==> flow/design.v <==
`timescale 1ns/1ps
module s_axil_register # (
    parameter   S_AXI_ADDR_WIDTH = 6,
                S_AXI_DATA_WIDTH = 32
)
(   
    input                                   ACLK    ,
    input                                   ARESET  ,
    input   [S_AXI_ADDR_WIDTH-1 : 0]        AWADDR  ,
    input                                   AWVALID ,
    output                                  AWREADY ,
    input   [S_AXI_DATA_WIDTH-1 : 0]        WDATA   ,
    input                                   WVALID  ,
    output                                  WREADY  ,
    input   [S_AXI_DATA_WIDTH/8-1 : 0]      WSTRB   ,
    output  [1 : 0]                         BRESP   ,
    output                                  BVALID  ,
    input                                   BREADY  ,
    input   [S_AXI_ADDR_WIDTH-1 : 0]        ARADDR  ,
    input                                   ARVALID ,
    output                                  ARREADY ,
    output  [S_AXI_DATA_WIDTH-1 : 0]        RDATA   ,
    output  [1 : 0]                         RRESP   ,
    output                                  RVALID  ,
    input                                   RREADY
);  
    localparam  ADDR_REG_0 = 'h00, ADDR_REG_8 = 'h20,
                ADDR_REG_1 = 'h04, ADDR_REG_9 = 'h24,
                ADDR_REG_2 = 'h08, ADDR_REG_A = 'h28,
                ADDR_REG_3 = 'h0C, ADDR_REG_B = 'h2C,
                ADDR_REG_4 = 'h10, ADDR_REG_C = 'h30,
                ADDR_REG_5 = 'h14, ADDR_REG_D = 'h34,
                ADDR_REG_6 = 'h18, ADDR_REG_E = 'h38,
                ADDR_REG_7 = 'h1C, ADDR_REG_F = 'h3C;
    reg     [S_AXI_DATA_WIDTH-1 : 0]    registers [0 : 15];
    localparam  ST_AW_IDLE = 2'd0,       
                ST_AW_PREP = 2'd1,       
                ST_AW_WAIT = 2'd2,       
                ST_AW_DONE = 2'd3;       
    reg     [1 : 0]                     aw_state, aw_next;   
    reg     [S_AXI_ADDR_WIDTH-1 : 0]    aw_reg;              
    wire                                aw_hs;               
    reg                                 aw_hs_flag;          
    wire                                aw_w_hs_flag;        
    always @ (posedge ACLK) begin
        if (ARESET)     aw_state <= ST_AW_IDLE;
        else            aw_state <= aw_next;
    end
    always @ (*) begin
        aw_next = aw_state;
        case (aw_state)
            ST_AW_IDLE : if (AWVALID)       aw_next = ST_AW_PREP; 
                         else               aw_next = ST_AW_IDLE;
            ST_AW_PREP :                    aw_next = ST_AW_WAIT;
            ST_AW_WAIT : if (aw_w_hs_flag)  aw_next = ST_AW_DONE;
                         else               aw_next = ST_AW_WAIT;
            ST_AW_DONE :                    aw_next = ST_AW_IDLE;
            default    :                    aw_next = ST_AW_IDLE;
        endcase
    end
    assign aw_hs   = (AWVALID & AWREADY);        
    assign AWREADY = (aw_state == ST_AW_IDLE);   
    always @ (posedge ACLK) begin
        if      (ARESET)        aw_reg <= 'h0;
        else if (aw_hs)         aw_reg <= AWADDR;
    end
    always @ (posedge ACLK) begin
        if      (ARESET)                    aw_hs_flag <= 1'b0;
        else if (aw_hs)                     aw_hs_flag <= 1'b1;
        else if (aw_state == ST_AW_DONE)    aw_hs_flag <= 1'b0;
    end
    localparam  ST_W_IDLE = 3'd0,    
                ST_W_PREP = 3'd1,    
                ST_W_WAIT = 3'd2,    
                ST_W_RESP = 3'd3,    
                ST_W_DONE = 3'd4;    
    reg     [2 : 0]                     w_state, w_next;     
    reg     [S_AXI_DATA_WIDTH-1 : 0]    w_reg;               
    wire    [S_AXI_DATA_WIDTH-1 : 0]    w_mask;              
    reg     [S_AXI_DATA_WIDTH-1 : 0]    w_mask_reg;          
    wire                                w_hs;                
    reg                                 w_hs_flag;           
    always @ (posedge ACLK) begin
        if (ARESET)     w_state <= ST_W_IDLE;
        else            w_state <= w_next;
    end
    always @ (*) begin
        w_next = w_state;
        case (w_state)
            ST_W_IDLE : if (WVALID)         w_next = ST_W_PREP;
                        else                w_next = ST_W_IDLE;
            ST_W_PREP :                     w_next = ST_W_WAIT;
            ST_W_WAIT : if (aw_w_hs_flag)   w_next = ST_W_RESP;
                        else                w_next = ST_W_WAIT;
            ST_W_RESP : if (BREADY)         w_next = ST_W_DONE;
                        else                w_next = ST_W_RESP;
            ST_W_DONE :                     w_next = ST_W_IDLE;
            default   :                     w_next = ST_W_IDLE;
        endcase
    end
    assign w_hs   = (WVALID & WREADY);               
    assign WREADY = (w_state == ST_W_IDLE);          
    assign BVALID = (w_state == ST_W_RESP);          
    assign BRESP  = 2'b00;                           
    assign aw_w_hs_flag = aw_hs_flag & w_hs_flag;    
    assign w_mask  = { {8{WSTRB[3]}}, {8{WSTRB[2]}}, {8{WSTRB[1]}}, {8{WSTRB[0]}} };     
    always @ (posedge ACLK) begin
        if      (ARESET)                w_reg <= 'h0;
        else if (w_hs)                  w_reg <= (WDATA & w_mask);
    end
    always @ (posedge ACLK) begin
        if      (ARESET)                w_mask_reg <= 'h0;
        else if (w_hs)                  w_mask_reg <= w_mask;
    end
    always @ (posedge ACLK) begin
        if      (ARESET)                w_hs_flag <= 1'b0;
        else if (w_hs)                  w_hs_flag <= 1'b1;
        else if (w_state == ST_W_RESP)  w_hs_flag <= 1'b0;
    end
    integer i;
    always @ (posedge ACLK) begin
        if (ARESET) begin
            for (i = 0; i < 16; i = i + 1) registers[i] <= 'h0;
        end
        else if (aw_w_hs_flag) begin
            case (aw_reg)
                ADDR_REG_0 : registers[0]  <= w_reg | (registers[0]  & ~w_mask_reg);
                ADDR_REG_1 : registers[1]  <= w_reg | (registers[1]  & ~w_mask_reg);
                ADDR_REG_2 : registers[2]  <= w_reg | (registers[2]  & ~w_mask_reg);
                ADDR_REG_3 : registers[3]  <= w_reg | (registers[3]  & ~w_mask_reg);
                ADDR_REG_4 : registers[4]  <= w_reg | (registers[4]  & ~w_mask_reg);
                ADDR_REG_5 : registers[5]  <= w_reg | (registers[5]  & ~w_mask_reg);
                ADDR_REG_6 : registers[6]  <= w_reg | (registers[6]  & ~w_mask_reg);
                ADDR_REG_7 : registers[7]  <= w_reg | (registers[7]  & ~w_mask_reg);
                ADDR_REG_8 : registers[8]  <= w_reg | (registers[8]  & ~w_mask_reg);
                ADDR_REG_9 : registers[9]  <= w_reg | (registers[9]  & ~w_mask_reg);
                ADDR_REG_A : registers[10] <= w_reg | (registers[10] & ~w_mask_reg);
                ADDR_REG_B : registers[11] <= w_reg | (registers[11] & ~w_mask_reg);
                ADDR_REG_C : registers[12] <= w_reg | (registers[12] & ~w_mask_reg);
                ADDR_REG_D : registers[13] <= w_reg | (registers[13] & ~w_mask_reg);
                ADDR_REG_E : registers[14] <= w_reg | (registers[14] & ~w_mask_reg);
                ADDR_REG_F : registers[15] <= w_reg | (registers[15] & ~w_mask_reg);
            endcase
        end
    end
    localparam  ST_R_IDLE = 2'd0,    
                ST_R_PREP = 2'd1,    
                ST_R_DATA = 2'd2,    
                ST_R_DONE = 2'd3;    
    reg     [1 : 0]                     r_state, r_next;     
    reg     [S_AXI_ADDR_WIDTH-1 : 0]    ar_reg;              
    wire                                ar_hs;               
    reg     [S_AXI_DATA_WIDTH-1 : 0]    r_reg;               
    always @ (posedge ACLK) begin
        if (ARESET)     r_state <= ST_R_IDLE;
        else            r_state <= r_next;
    end
    always @ (*) begin
        r_next = r_state;
        case (r_state)
            ST_R_IDLE : if (ARVALID)    r_next = ST_R_PREP;
                        else            r_next = ST_R_IDLE;
            ST_R_PREP :                 r_next = ST_R_DATA;
            ST_R_DATA : if (RREADY)     r_next = ST_R_DONE;
                        else            r_next = ST_R_DATA;
            ST_R_DONE :                 r_next = ST_R_IDLE;
            default   :                 r_next = ST_R_IDLE;
        endcase
    end
    assign ar_hs   = (ARREADY & ARVALID);        
    assign ARREADY = (r_state == ST_R_IDLE);     
    assign RVALID  = (r_state == ST_R_DATA);     
    assign RRESP   = 2'b00;                      
    assign RDATA   = r_reg;                      
    always @ (posedge ACLK) begin
        if      (ARESET)    ar_reg <= 'h0;
        else if (ar_hs)     ar_reg <= ARADDR;
    end
    always @ (posedge ACLK) begin
        if (ARESET) 
            r_reg <= 'h0;
        else begin
            case (ar_reg)
                ADDR_REG_0 : r_reg <= registers[0];
                ADDR_REG_1 : r_reg <= registers[1];
                ADDR_REG_2 : r_reg <= registers[2];
                ADDR_REG_3 : r_reg <= registers[3];
                ADDR_REG_4 : r_reg <= registers[4];
                ADDR_REG_5 : r_reg <= registers[5];
                ADDR_REG_6 : r_reg <= registers[6];
                ADDR_REG_7 : r_reg <= registers[7];
                ADDR_REG_8 : r_reg <= registers[8];
                ADDR_REG_9 : r_reg <= registers[9];
                ADDR_REG_A : r_reg <= registers[10];
                ADDR_REG_B : r_reg <= registers[11];
                ADDR_REG_C : r_reg <= registers[12];
                ADDR_REG_D : r_reg <= registers[13];
                ADDR_REG_E : r_reg <= registers[14];
                ADDR_REG_F : r_reg <= registers[15];
            endcase
        end
    end
endmodule
# Step by step through the tools: s_axil_register

Tool output for the design above, in the order of the flow.
Line numbers count from 1 in the design file above.
Operators carry their Yosys type and port widths (W data, S select, Z words).
Cell names lack the library's common part.
The mark -- stands for no value.

Top module: s_axil_register
Clock input: ACLK
Library: sky130hd
Corner: tt_025C_1v80

# Word level

Source: Yosys, flattened and elaborated. Widths are those after wreduce. Registers that Yosys merges into a memory's read port (data or address) are not register bits. Print and check cells do not count.

Register bits after elaboration: 622
Elaborated cells: 142
Bits of input ports: 55

Multiplexer cells: 15
Bitwise operators: 38
Equal/unequal tests: 39
Reduce/logical cells: 24

Operator list:

| kind                 | number |
| $and A32 B32 Y32     | 17 |
| $or A32 B32 Y32      | 16 |
| $pmux W32 S16        | 1 |
| $eq A6 B6 Y1 const B | 16 |
| $eq A6 B5 Y1 const B | 8 |
| $reduce_and A2 Y1    | 16 |
| $not A32 Y32         | 1 |
| $eq A6 B4 Y1 const B | 4 |
| $reduce_bool A16 Y1  | 1 |
| $pmux W2 S4          | 2 |
| $eq A6 B3 Y1 const B | 2 |
| $logic_not A6 Y1     | 2 |
| $pmux W3 S4          | 1 |
| $mux W1              | 10 |
| $eq A2 B2 Y1 const B | 4 |
| $eq A3 B2 Y1 const B | 2 |
| $and A1 B1 Y1        | 4 |
| $eq A2 B1 Y1 const B | 2 |
| $logic_not A2 Y1     | 2 |
| $reduce_bool A2 Y1   | 2 |
| $eq A3 B1 Y1 const B | 1 |
| $logic_not A3 Y1     | 1 |
| $mux W3              | 1 |

# Depth

Yosys ltp: most cells in a row. Word level: on the elaborated netlist, between registers, memories and ports. Mapped: between sequential cells and ports; inverters and the memories' decode and read muxes count.

Depth after elaboration: 3
ABC_AREA: 0
Gate-level depth with buffers: 8

# After synthesis

Source: synth_stat.txt of the flow (Yosys; design flattened, memories mapped). It holds for the ABC_AREA given above (unset counts as 0); a run with the other value may have another netlist.

Sequential area: 12,151.7 um^2
Mapped area: 24,131.9 um^2
Mapped cells: 2,654
Flip-flops: 607
Buffer cells: 272

Cells by type:

| type     | number | total area (um^2) |
| dfxtp_1  | 607    | 1.22E+04 |
| a22oi_1  | 580    | 4.35E+03 |
| nor2_1   | 562    | 2.11E+03 |
| clkbuf_1 | 209    | 784.502 |
| mux4_2   | 27     | 608.083 |
| nand2_1  | 151    | 566.794 |
| mux2i_1  | 45     | 450.432 |
| a21oi_1  | 74     | 370.355 |
| nand3_1  | 68     | 340.326 |
| buf_2    | 45     | 225.216 |
| a221oi_1 | 18     | 157.651 |
| and3_1   | 21     | 131.376 |
| nor3_1   | 22     | 110.106 |
| mux2_2   | 9      | 101.347 |
| a22o_1   | 11     | 96.342 |
| a222oi_1 | 9      | 90.086 |
| o21ai_0  | 18     | 90.086 |
| buf_4    | 11     | 82.579 |

Not listed: further types 46, cells in them 167.

# Path before layout

Source: OpenSTA report_checks on the synthesized netlist (no wires, ideal clock, input and output delay 20% of the period each), path of least setup slack; recovery checks are left aside. Register names are those of the netlist, which keeps one name where synthesis merged equal registers.

Kind: reg2reg
Start point: reg ar_reg[5]
End point: reg r_reg[23]
Required time: 3.412 ns
Path slack: 1.497 ns
Library setup time: 0.088 ns
Path buffers: 3
Delay of the path: 2.002 ns
Data arrival time: 1.914 ns
Stages on the path: 9
Clock period: 3.5 ns
Synthesis period reached: 2.003 ns

"delay of the path" is the arrival time less input delay plus setup time.
"stages on the path": output pins that drive a net of the path, with the launching flip-flop's if there is one; two outputs of one cell count as two.
"synthesis period reached" is the clock period less the worst setup slack; recovery checks do not enter. This is arithmetic on one report: input and output delays are still those of the set period (20% each).
Between the ends stands the longest chain of elaborated cells between them, by number of cells; it is not shown to be the way that was timed. Of several equally long chains one is given.
A line is the first line of the expression or statement that the cell stems from. Yosys adds cells for indexed reads and writes and turns some case tables into memories.
A register here has more assigning lines than the two given.

Cell sequence: dfxtp_1 buf_6 or4b_1 buf_4 nor3_4 buf_6 a22oi_1 and3_1 a311oi_2
Length of the longest elaborated chain: 2
Elaborated cells between the ends (all ways): 18

Ends and longest elaborated chain, after synthesis:

| item               | line | RTL |
| start: declaration | 151  | `reg     [S_AXI_ADDR_WIDTH-1 : 0]    ar_reg;` |
| start: assignment  | 176  | `if      (ARESET)    ar_reg <= 'h0;` |
| start: assignment  | 177  | `else if (ar_hs)     ar_reg <= ARADDR;` |
| $eq A6 B6 Y1       | 183  | `case (ar_reg)` |
| $pmux W32 S16      | 183  |  |
| end: assignment    | 184  | `ADDR_REG_0 : r_reg <= registers[0];` |
| end: assignment    | 185  | `ADDR_REG_1 : r_reg <= registers[1];` |
| end: declaration   | 153  | `reg     [S_AXI_DATA_WIDTH-1 : 0]    r_reg;` |

# Path in the finished layout

Path of least setup slack in the final report of stored run 2 (OpenROAD, finished layout, wires in). Where an end is a register, its clock arrival counts in the times.

Kind: reg2reg
Start point: reg ar_reg[0]
End point: reg r_reg[6]
Data arrival time: 3.37 ns
Path slack: 0.73 ns
Path buffers: 1
Library setup time: 0.10 ns
Required time: 4.09 ns
Clock period: 3.56 ns
Stages on the path: 7

Between the ends stands the longest chain of elaborated cells between them, by number of cells; it is not shown to be the way that was timed. Of several equally long chains one is given.
A register here has more assigning lines than the two given.

Cell sequence: dfxtp_1 or4b_4 nor3_4 buf_4 a22oi_1 and4_1 a311oi_1
Length of the longest elaborated chain: 2
Elaborated cells between the ends (all ways): 18

Ends and longest elaborated chain, post-layout:

| item               | line | RTL |
| start: declaration | 151  | `reg     [S_AXI_ADDR_WIDTH-1 : 0]    ar_reg;` |
| start: assignment  | 176  | `if      (ARESET)    ar_reg <= 'h0;` |
| start: assignment  | 177  | `else if (ar_hs)     ar_reg <= ARADDR;` |
| $eq A6 B6 Y1       | 183  | `case (ar_reg)` |
| $pmux W32 S16      | 183  |  |
| end: assignment    | 184  | `ADDR_REG_0 : r_reg <= registers[0];` |
| end: assignment    | 185  | `ADDR_REG_1 : r_reg <= registers[1];` |
| end: declaration   | 153  | `reg     [S_AXI_DATA_WIDTH-1 : 0]    r_reg;` |

Design s_axil_register on sky130hd. What follows are 4 stored runs of the flow, each under its own settings; their order means nothing. The constraints put input and output delay at 20% of the set period each and load the outputs with 0.01 pF.
"achieved period" is the run's clock period less its worst setup slack. It is reckoned from that one timing run; input and output delays stay at 20% of the period that was set.
"worst path time" = time allowed to the worst setup path (clock period - input delay - output delay, where it has them) - its slack; a late launch clock adds to it, a late capture clock takes from it.
"power consumption" is the tool's figure for a default switching activity; nothing was simulated.
Among the settings, -- means not set for that run.
Among the results, -- means that no value is shown for the run.

| setting or result                             | stored run 1 | stored run 2 | stored run 3 | stored run 4 |
| ABC_AREA                                      | 1            | --           | --           | 1            |
| CELL_PAD_IN_SITES_GLOBAL_PLACEMENT            | 1            | --           | --           | --           |
| CORE_ASPECT_RATIO                             | 0.53         | 0.97         | --           | --           |
| CORE_MARGIN                                   | 10           | 2            | 2            | 2            |
| CTS_CLUSTER_DIAMETER                          | 310          | 188          | --           | --           |
| GPL_ROUTABILITY_DRIVEN                        | 0            | --           | --           | --           |
| GPL_TIMING_DRIVEN                             | 0            | --           | --           | --           |
| MAX_ROUTING_LAYER                             | met4         | --           | --           | --           |
| MIN_ROUTING_LAYER                             | met2         | --           | --           | --           |
| PLACE_DENSITY_LB_ADDON                        | 0.08         | --           | --           | --           |
| SETUP_SLACK_MARGIN                            | 0.15         | --           | 0.81         | --           |
| SLEW_MARGIN                                   | 10           | 20           | 20           | 20           |
| TNS_END_PERCENT                               | 15           | --           | --           | --           |
| period_ns                                     | 3.5          | 3.56         | 2.96         | 3.5          |
| CAP_MARGIN                                    | 20           | 20           | 20           | 20           |
| CORE_UTILIZATION                              | 40           | 32           | 40           | 40           |
| HOLD_SLACK_MARGIN                             | --           | -0.07        | --           | 0.23         |
| PLACE_DENSITY                                 | --           | 0.73         | 0.6          | --           |
| cell area after synthesis (um^2)              | --           | 24,131.9     | 24,131.9     | 26,289.0     |
| full die area (um^2)                          | --           | 77,624.1     | 62,310.1     | 67,789.9     |
| standard-cell area of the final layout (um^2) | --           | 28,198.3     | 29,490.8     | 30,175.2     |
| final utilization                             | --           | 0.376        | 0.491        | 0.466        |
| lowest setup slack (ns)                       | --           | 0.727        | 0.728        | 0.778        |
| setup total negative slack (ns)               | --           | 0.000        | 0.000        | 0.000        |
| worst hold slack (ns)                         | --           | 0.420        | 0.338        | 0.418        |
| power consumption (µW)                        | --           | 14,674       | 18,076       | 14,263       |
| achieved period (ns)                          | --           | 2.833        | 2.232        | 2.722        |
| worst path time (ns)                          | --           | 2.83         | 2.23         | 2.72         |
| class of the worst setup path                 | --           | reg2reg      | reg2reg      | reg2reg      |

Stored run 1: no results, routing failed with GRT-0116
